==> flow/design.v <==
module std_fp_mult_pipe #(
    parameter WIDTH = 32,
    parameter INT_WIDTH = 16,
    parameter FRAC_WIDTH = 16,
    parameter SIGNED = 0
) (
    input  logic [WIDTH-1:0] left,
    input  logic [WIDTH-1:0] right,
    input  logic             go,
    input  logic             clk,
    input  logic             reset,
    output logic [WIDTH-1:0] out,
    output logic             done
);
  logic [WIDTH-1:0]          rtmp;
  logic [WIDTH-1:0]          ltmp;
  logic [(WIDTH << 1) - 1:0] out_tmp;
  logic done_buf[2:0];
  assign done = done_buf[2];
  assign out = out_tmp[(WIDTH << 1) - INT_WIDTH - 1 : WIDTH - INT_WIDTH];
  logic start;
  assign start = go & done_buf[0] == 0 & done_buf[1] == 0;
  always_ff @(posedge clk) begin
    if (start)
      done_buf[0] <= 1;
    else
      done_buf[0] <= 0;
  end
  always_ff @(posedge clk) begin
    if (go) begin
      done_buf[2] <= done_buf[1];
      done_buf[1] <= done_buf[0];
    end else begin
      done_buf[2] <= 0;
      done_buf[1] <= 0;
    end
  end
  always_ff @(posedge clk) begin
    if (reset) begin
      rtmp <= 0;
      ltmp <= 0;
      out_tmp <= 0;
    end else if (go) begin
      if (SIGNED) begin
        rtmp <= $signed(right);
        ltmp <= $signed(left);
        out_tmp <= $signed(
          { {WIDTH{ltmp[WIDTH-1]}}, ltmp} *
          { {WIDTH{rtmp[WIDTH-1]}}, rtmp}
        );
      end else begin
        rtmp <= right;
        ltmp <= left;
        out_tmp <= ltmp * rtmp;
      end
    end else begin
      rtmp <= 0;
      ltmp <= 0;
      out_tmp <= out_tmp;
    end
  end
endmodule
module std_fp_smult_pipe #(
    parameter WIDTH = 32,
    parameter INT_WIDTH = 16,
    parameter FRAC_WIDTH = 16
) (
    input  [WIDTH-1:0]              left,
    input  [WIDTH-1:0]              right,
    input  logic                    reset,
    input  logic                    go,
    input  logic                    clk,
    output logic [WIDTH-1:0]        out,
    output logic                    done
);
  std_fp_mult_pipe #(
    .WIDTH(WIDTH),
    .INT_WIDTH(INT_WIDTH),
    .FRAC_WIDTH(FRAC_WIDTH),
    .SIGNED(1)
  ) comp (
    .clk(clk),
    .done(done),
    .reset(reset),
    .go(go),
    .left(left),
    .right(right),
    .out(out)
  );
endmodule
# ---- Tool chain data of std_fp_smult_pipe
# Tool output for the design above before and after an edit, in the order of the flow.
# "before" refers to lines of the RTL above, "after" to lines of the edited file.
# "change" is "after" less "before", of the values as shown; "rel_change_pct" is that difference over "before", in percent.
# Operators: Yosys type, input widths -> output width; for muxes data width and select width s.
# Library cell names are shortened.
# A cell with - has no value.
dict set report inputs {
  top {std_fp_smult_pipe}
  clock {clk}
  cell_library {sky130hd}
  lib_corner {tt_025C_1v80}
}

# ---- Edit of the RTL
# The edit as a unified diff against the file above.
# This change comes from a script, not from a designer. The edited design behaves differently; no optimisation was intended.
# begin of diff
@@ -74,4 +74,6 @@
     output logic                    done
 );
+  wire done_a, done_b;
+  wire [WIDTH-1:0] out_a, out_b;
   std_fp_mult_pipe #(
     .WIDTH(WIDTH),
@@ -81,10 +83,14 @@
   ) comp (
     .clk(clk),
-    .done(done),
+    .done(done_a),
     .reset(reset),
     .go(go),
     .left(left),
     .right(right),
-    .out(out)
+    .out(out_a)
   );
+  std_fp_mult_pipe #( .WIDTH(WIDTH), .INT_WIDTH(INT_WIDTH), .FRAC_WIDTH(FRAC_WIDTH), .SIGNED(1) ) comp_x (
+      .clk(clk), .done(done_b), .reset(reset), .go(go), .left(left), .right(~right), .out(out_b));
+  assign done = done_a ^ done_b;
+  assign out = out_a ^ out_b;
 endmodule
# end of diff

# ---- Word-level counts
# Source: Yosys, flattened and elaborated. Widths are those after wreduce. Registers that Yosys merges into a memory's read port (data or address) are not register bits. Print and check cells do not count. Equal cells are merged and count once.
# item before after change rel_change_pct
set word_totals {}
lappend word_totals {ff_bits 115 198 83 72.17}
lappend word_totals {in_bits 67 67 0 0.00}
# item before after change rel_change_pct
set op_classes {}
lappend op_classes {mul 1 2 1 100.00}
lappend op_classes {mux 1 2 1 100.00}
lappend op_classes {bitwise 5 12 7 140.00}
lappend op_classes {reduce_and_logical 1 1 0 0.00}
# cell before after change rel_change_pct
set op_table {}
lappend op_table {{$not 1->1} 3 5 2 66.67}
lappend op_table {{$and 1x1->1} 2 4 2 100.00}
lappend op_table {{$mul 32x32->48} 1 2 1 100.00}
lappend op_table {{$mux 1} 1 2 1 100.00}
lappend op_table {{$not 32->32} 0 1 1 -}
lappend op_table {{$xor 1x1->1} 0 1 1 -}
lappend op_table {{$xor 32x32->32} 0 1 1 -}
lappend op_table {{$reduce_or 2->1} 1 1 0 0.00}

# ---- Logic depth
# Depth = most cells in a row (Yosys ltp): at word level without a register or memory, in the mapped netlist without a sequential cell, where the memories' decode and read muxes count.
# item before after change rel_change_pct
set depth {}
lappend depth {word_depth 4 4 0 0.00}
lappend depth {abc_area 0 0 - -}
lappend depth {depth_mapped 30 28 -2 -6.67}

# ---- Mapped cells and area
# Source: synth_stat.txt of the flow (Yosys; design flattened, memories mapped). It holds for the ABC_AREA given above (unset counts as 0); a run with the other value may have another netlist.
# item before after change rel_change_pct
set mapped {}
lappend mapped {mapped_cells 3391 6644 3253 95.93}
lappend mapped {yosys_area_um2 31769.2 62331.0 30561.8 96.20}
lappend mapped {sequential_area_um2 1981.9 3323.2 1341.3 67.68}
lappend mapped {flip_flops 99 166 67 67.68}
lappend mapped {buffers 193 396 203 105.18}
# type before after change rel_change_pct
set by_type {}
lappend by_type {fa_1 838 1676 838 100.00}
lappend by_type {inv_1 786 1543 757 96.31}
lappend by_type {nand2_1 446 961 515 115.47}
lappend by_type {and2_1 532 943 411 77.26}
lappend by_type {clkbuf_1 191 373 182 95.29}
lappend by_type {ha_1 163 326 163 100.00}
lappend by_type {dfxtp_1 99 166 67 67.68}
lappend by_type {xnor2_1 47 109 62 131.91}
lappend by_type {xor2_1 20 67 47 235.00}
lappend by_type {nor2_1 38 79 41 107.89}
lappend by_type {o21ai_0 23 41 18 78.26}
lappend by_type {a21oi_1 37 54 17 45.95}
lappend by_type {nor2b_1 14 30 16 114.29}
lappend by_type {a21o_1 25 37 12 48.00}
lappend by_type {buf_1 2 14 12 600.00}
lappend by_type {nand2b_1 14 25 11 78.57}
lappend by_type {o21ai_1 2 12 10 500.00}
lappend by_type {o21bai_1 6 15 9 150.00}
# The list need not be complete.
# The figures by module come from a second, unflattened synthesis with its own total; it is not the netlist above.
# item before after change rel_change_pct
set hier_totals {}
lappend hier_totals {hier_cells 3375 6695 3320 98.37}
lappend hier_totals {area_unflattened_um2 31739.2 63236.9 31497.7 99.24}
# Rows give one instance, submodules left out.
# module n_inst cells area_um2 seq_area_um2
set modules_before {}
lappend modules_before {std_fp_mult_pipe 1 3375 31739.2 1981.9}
lappend modules_before {std_fp_smult_pipe 1 0 0.0 0.0}
# module n_inst cells area_um2 seq_area_um2
set modules_after {}
lappend modules_after {std_fp_mult_pipe 2 3315 31413.9 1981.9}
lappend modules_after {std_fp_smult_pipe 1 65 409.1 0.0}

# ---- Worst setup path after synthesis
# OpenSTA on the mapped netlist: ideal clock, no wires. The path of least setup slack (recovery checks aside). Input and output delay are each 20% of the period. Register names are those of the netlist, which keeps one name where synthesis merged equal registers.
# item before after change rel_change_pct
set synth_path {}
lappend synth_path {path_kind {register to register} {register to register} - -}
lappend synth_path {from {reg comp.ltmp[31]} {reg comp_x.ltmp[31]} - -}
lappend synth_path {to {reg comp.out_tmp[43]} {reg comp_x.out_tmp[47]} - -}
lappend synth_path {tclk_ns 7.5 7.5 0.0 0.00}
lappend synth_path {setup_time_ns 0.116 0.117 0.001 -}
lappend synth_path {t_arrival_ns 7.168 7.163 -0.005 -0.07}
lappend synth_path {slack_ns 0.216 0.219 0.003 -}
lappend synth_path {delay_ns 7.284 7.280 -0.004 -0.05}
lappend synth_path {driving_pins 26 24 -2 -7.69}
lappend synth_path {synth_period_reached_ns 7.284 7.281 -0.003 -0.04}
# "delay_ns" is the arrival time less input delay plus setup time.
# "driving_pins" counts driving pins, that of a launching flip-flop among them; a cell with two outputs on the path counts twice.
# "synth_period_reached_ns" = period - worst setup slack (recovery checks aside). The figure is calculated, with input and output delays left at 20% of the set period.
# Between the ends stands the longest chain of elaborated cells between them, by number of cells; it is not shown to be the way that was timed. Of several equally long chains one is given.
# A line is the first line of the expression or statement that the cell stems from. Yosys adds cells for indexed reads and writes and turns some case tables into memories.
# At most two assigning lines are given for a register; there are more.
dict set report synth_via_before {
  path_cell_list {dfxtp_1 > clkbuf_1 > nand2_1 > inv_1 > fa_1 > fa_1 > fa_1 > inv_1 > fa_1 > inv_1 > fa_1 > fa_1 > fa_1 > inv_1 > fa_1 > inv_1 > ha_1 > clkbuf_1 > a21o_1 > o21bai_1 > a21o_1 > a221oi_1 > nand2_1 > and2_1 > or3_1 > a31o_2}
  elab_chain_len 1
  cells_between 1
  lines_between 1
  classes_between {mul: 1}
}
# item line
set synth_lines_before {}
lappend synth_lines_before {{start: declaration} 16} ;# logic [WIDTH-1:0]          ltmp;
lappend synth_lines_before {{start: assignment} 46} ;# ltmp <= $signed(left);
lappend synth_lines_before {{start: assignment} 53} ;# ltmp <= left;
lappend synth_lines_before {{$mul 32x32->48} 48} ;# { {WIDTH{ltmp[WIDTH-1]}}, ltmp} *
lappend synth_lines_before {{end: assignment} 47} ;# out_tmp <= $signed(
lappend synth_lines_before {{end: assignment} 54} ;# out_tmp <= ltmp * rtmp;
lappend synth_lines_before {{end: declaration} 17} ;# logic [(WIDTH << 1) - 1:0] out_tmp;
dict set report synth_via_after {
  path_cell_list {dfxtp_1 > clkbuf_1 > nand2_1 > inv_1 > fa_1 > fa_1 > fa_1 > inv_1 > fa_1 > inv_1 > fa_1 > fa_1 > fa_1 > fa_1 > ha_1 > clkbuf_1 > a21oi_1 > o21bai_1 > a2111oi_0 > o311ai_1 > a221oi_2 > a21oi_2 > or3_1 > a32o_1}
  elab_chain_len 1
  cells_between 1
  lines_between 1
  classes_between {mul: 1}
}
# item line
set synth_lines_after {}
lappend synth_lines_after {{start: declaration} 16} ;# logic [WIDTH-1:0]          ltmp;
lappend synth_lines_after {{start: assignment} 46} ;# ltmp <= $signed(left);
lappend synth_lines_after {{start: assignment} 53} ;# ltmp <= left;
lappend synth_lines_after {{$mul 32x32->48} 48} ;# { {WIDTH{ltmp[WIDTH-1]}}, ltmp} *
lappend synth_lines_after {{end: assignment} 47} ;# out_tmp <= $signed(
lappend synth_lines_after {{end: assignment} 54} ;# out_tmp <= ltmp * rtmp;
lappend synth_lines_after {{end: declaration} 17} ;# logic [(WIDTH << 1) - 1:0] out_tmp;

# ---- Worst path after layout
# From the final timing report of the runs of set A: the path of least setup slack in the routed layout; clock arrival at registers is part of the times.
# item before after change rel_change_pct
set layout_path {}
lappend layout_path {path_kind {register to register} {register to register} - -}
lappend layout_path {from {reg comp.ltmp[8]} {reg comp_x.ltmp[10]} - -}
lappend layout_path {to {reg comp.out_tmp[43]} {reg comp_x.out_tmp[47]} - -}
lappend layout_path {tclk_ns 7.5 7.5 0.0 0.00}
lappend layout_path {setup_time_ns 0.10 0.10 0.00 -}
lappend layout_path {t_arrival_ns 7.58 7.88 0.30 3.96}
lappend layout_path {slack_ns 0.24 0.07 -0.17 -}
lappend layout_path {driving_pins 25 25 0 0.00}
# Between the ends stands the longest chain of elaborated cells between them, by number of cells; it is not shown to be the way that was timed. Of several equally long chains one is given.
# At most two assigning lines are given for a register; there are more.
dict set report layout_via_before {
  path_cell_list {dfxtp_1 > buf_12 > buf_4 > and2_1 > fa_1 > fa_1 > fa_1 > inv_1 > fa_1 > inv_1 > fa_1 > fa_1 > fa_1 > fa_1 > ha_1 > a21oi_1 > o21ai_0 > nor2_1 > a31oi_1 > buf_4 > o21ai_0 > nand2_1 > and2_1 > or3_1 > a31o_2}
  elab_chain_len 1
  cells_between 1
  lines_between 1
  classes_between {mul: 1}
}
# item line
set layout_lines_before {}
lappend layout_lines_before {{start: declaration} 16} ;# logic [WIDTH-1:0]          ltmp;
lappend layout_lines_before {{start: assignment} 46} ;# ltmp <= $signed(left);
lappend layout_lines_before {{start: assignment} 53} ;# ltmp <= left;
lappend layout_lines_before {{$mul 32x32->48} 48} ;# { {WIDTH{ltmp[WIDTH-1]}}, ltmp} *
lappend layout_lines_before {{end: assignment} 47} ;# out_tmp <= $signed(
lappend layout_lines_before {{end: assignment} 54} ;# out_tmp <= ltmp * rtmp;
lappend layout_lines_before {{end: declaration} 17} ;# logic [(WIDTH << 1) - 1:0] out_tmp;
dict set report layout_via_after {
  path_cell_list {dfxtp_4 > buf_12 > buf_16 > and2_4 > fa_1 > inv_2 > fa_1 > inv_1 > fa_1 > fa_1 > fa_1 > fa_1 > fa_1 > fa_1 > ha_4 > a21o_1 > a21o_1 > a21o_1 > a21o_1 > a21oi_4 > o311ai_4 > a221oi_2 > a21oi_2 > or3_1 > a32o_1}
  elab_chain_len 1
  cells_between 1
  lines_between 1
  classes_between {mul: 1}
}
# item line
set layout_lines_after {}
lappend layout_lines_after {{start: declaration} 16} ;# logic [WIDTH-1:0]          ltmp;
lappend layout_lines_after {{start: assignment} 46} ;# ltmp <= $signed(left);
lappend layout_lines_after {{start: assignment} 53} ;# ltmp <= left;
lappend layout_lines_after {{$mul 32x32->48} 48} ;# { {WIDTH{ltmp[WIDTH-1]}}, ltmp} *
lappend layout_lines_after {{end: assignment} 47} ;# out_tmp <= $signed(
lappend layout_lines_after {{end: assignment} 54} ;# out_tmp <= ltmp * rtmp;
lappend layout_lines_after {{end: declaration} 17} ;# logic [(WIDTH << 1) - 1:0] out_tmp;

# ---- Flow runs
# Runs of the flow (Yosys, OpenROAD) on both versions; the two runs of a pair have the same settings. The constraints put input and output delay at 20% of the set period each and load the outputs with 0.01 pF.
dict set report settings_set_A {
  period_ns 7.5
  CAP_MARGIN 20
  CORE_MARGIN 2
  CORE_UTILIZATION 40
  SLEW_MARGIN 20
}
# item before after change rel_change_pct
set results_set_A {}
lappend results_set_A {ys_area_um2 31769.2 62331.0 30561.8 96.20}
lappend results_set_A {die_um2 81693.1 159002.0 77308.9 94.63}
lappend results_set_A {finish.stdcell_area_um2 35357.7 69862.0 34504.3 97.59}
lappend results_set_A {post_route_util_pct 44.8 45.2 0.4 -}
lappend results_set_A {fin_ws_ns 0.236 0.072 -0.164 -}
lappend results_set_A {total_negative_slack_ns 0.000 0.000 0.000 -}
lappend results_set_A {timing.hold.ws_ns 0.412 0.415 0.003 -}
lappend results_set_A {power_uw 2771 5404 2633 95.02}
lappend results_set_A {timing.achieved_period_ns 7.264 7.428 0.164 2.26}
dict set report settings_set_B {
  CELL_PAD_IN_SITES_DETAIL_PLACEMENT 1
  CORE_UTILIZATION 53
  GPL_ROUTABILITY_DRIVEN 0
  PLACE_DENSITY_LB_ADDON 0.18
  SLEW_MARGIN 15
  period_ns 7.96
  CAP_MARGIN 20
  CORE_MARGIN 2
}
# item before after change rel_change_pct
set results_set_B {}
lappend results_set_B {ys_area_um2 31769.2 62331.0 30561.8 96.20}
lappend results_set_B {die_um2 61916.4 120364.0 58447.6 94.40}
lappend results_set_B {finish.stdcell_area_um2 34428.0 66597.6 32169.6 93.44}
lappend results_set_B {post_route_util_pct 58.2 57.2 -1.0 -}
lappend results_set_B {fin_ws_ns 0.178 0.159 -0.019 -}
lappend results_set_B {total_negative_slack_ns 0.000 0.000 0.000 -}
lappend results_set_B {timing.hold.ws_ns 0.418 0.425 0.007 -}
lappend results_set_B {power_uw 2667 4972 2305 86.43}
lappend results_set_B {timing.achieved_period_ns 7.782 7.801 0.019 0.24}
# "timing.achieved_period_ns": clock period set for the run, less the worst setup slack. It is reckoned from that one timing run; input and output delays stay at 20% of the period that was set.
# By "power_uw" is meant OpenSTA's value without simulated activity: inputs other than the clock are taken to toggle once in ten clock periods, and the tool carries that through the logic.
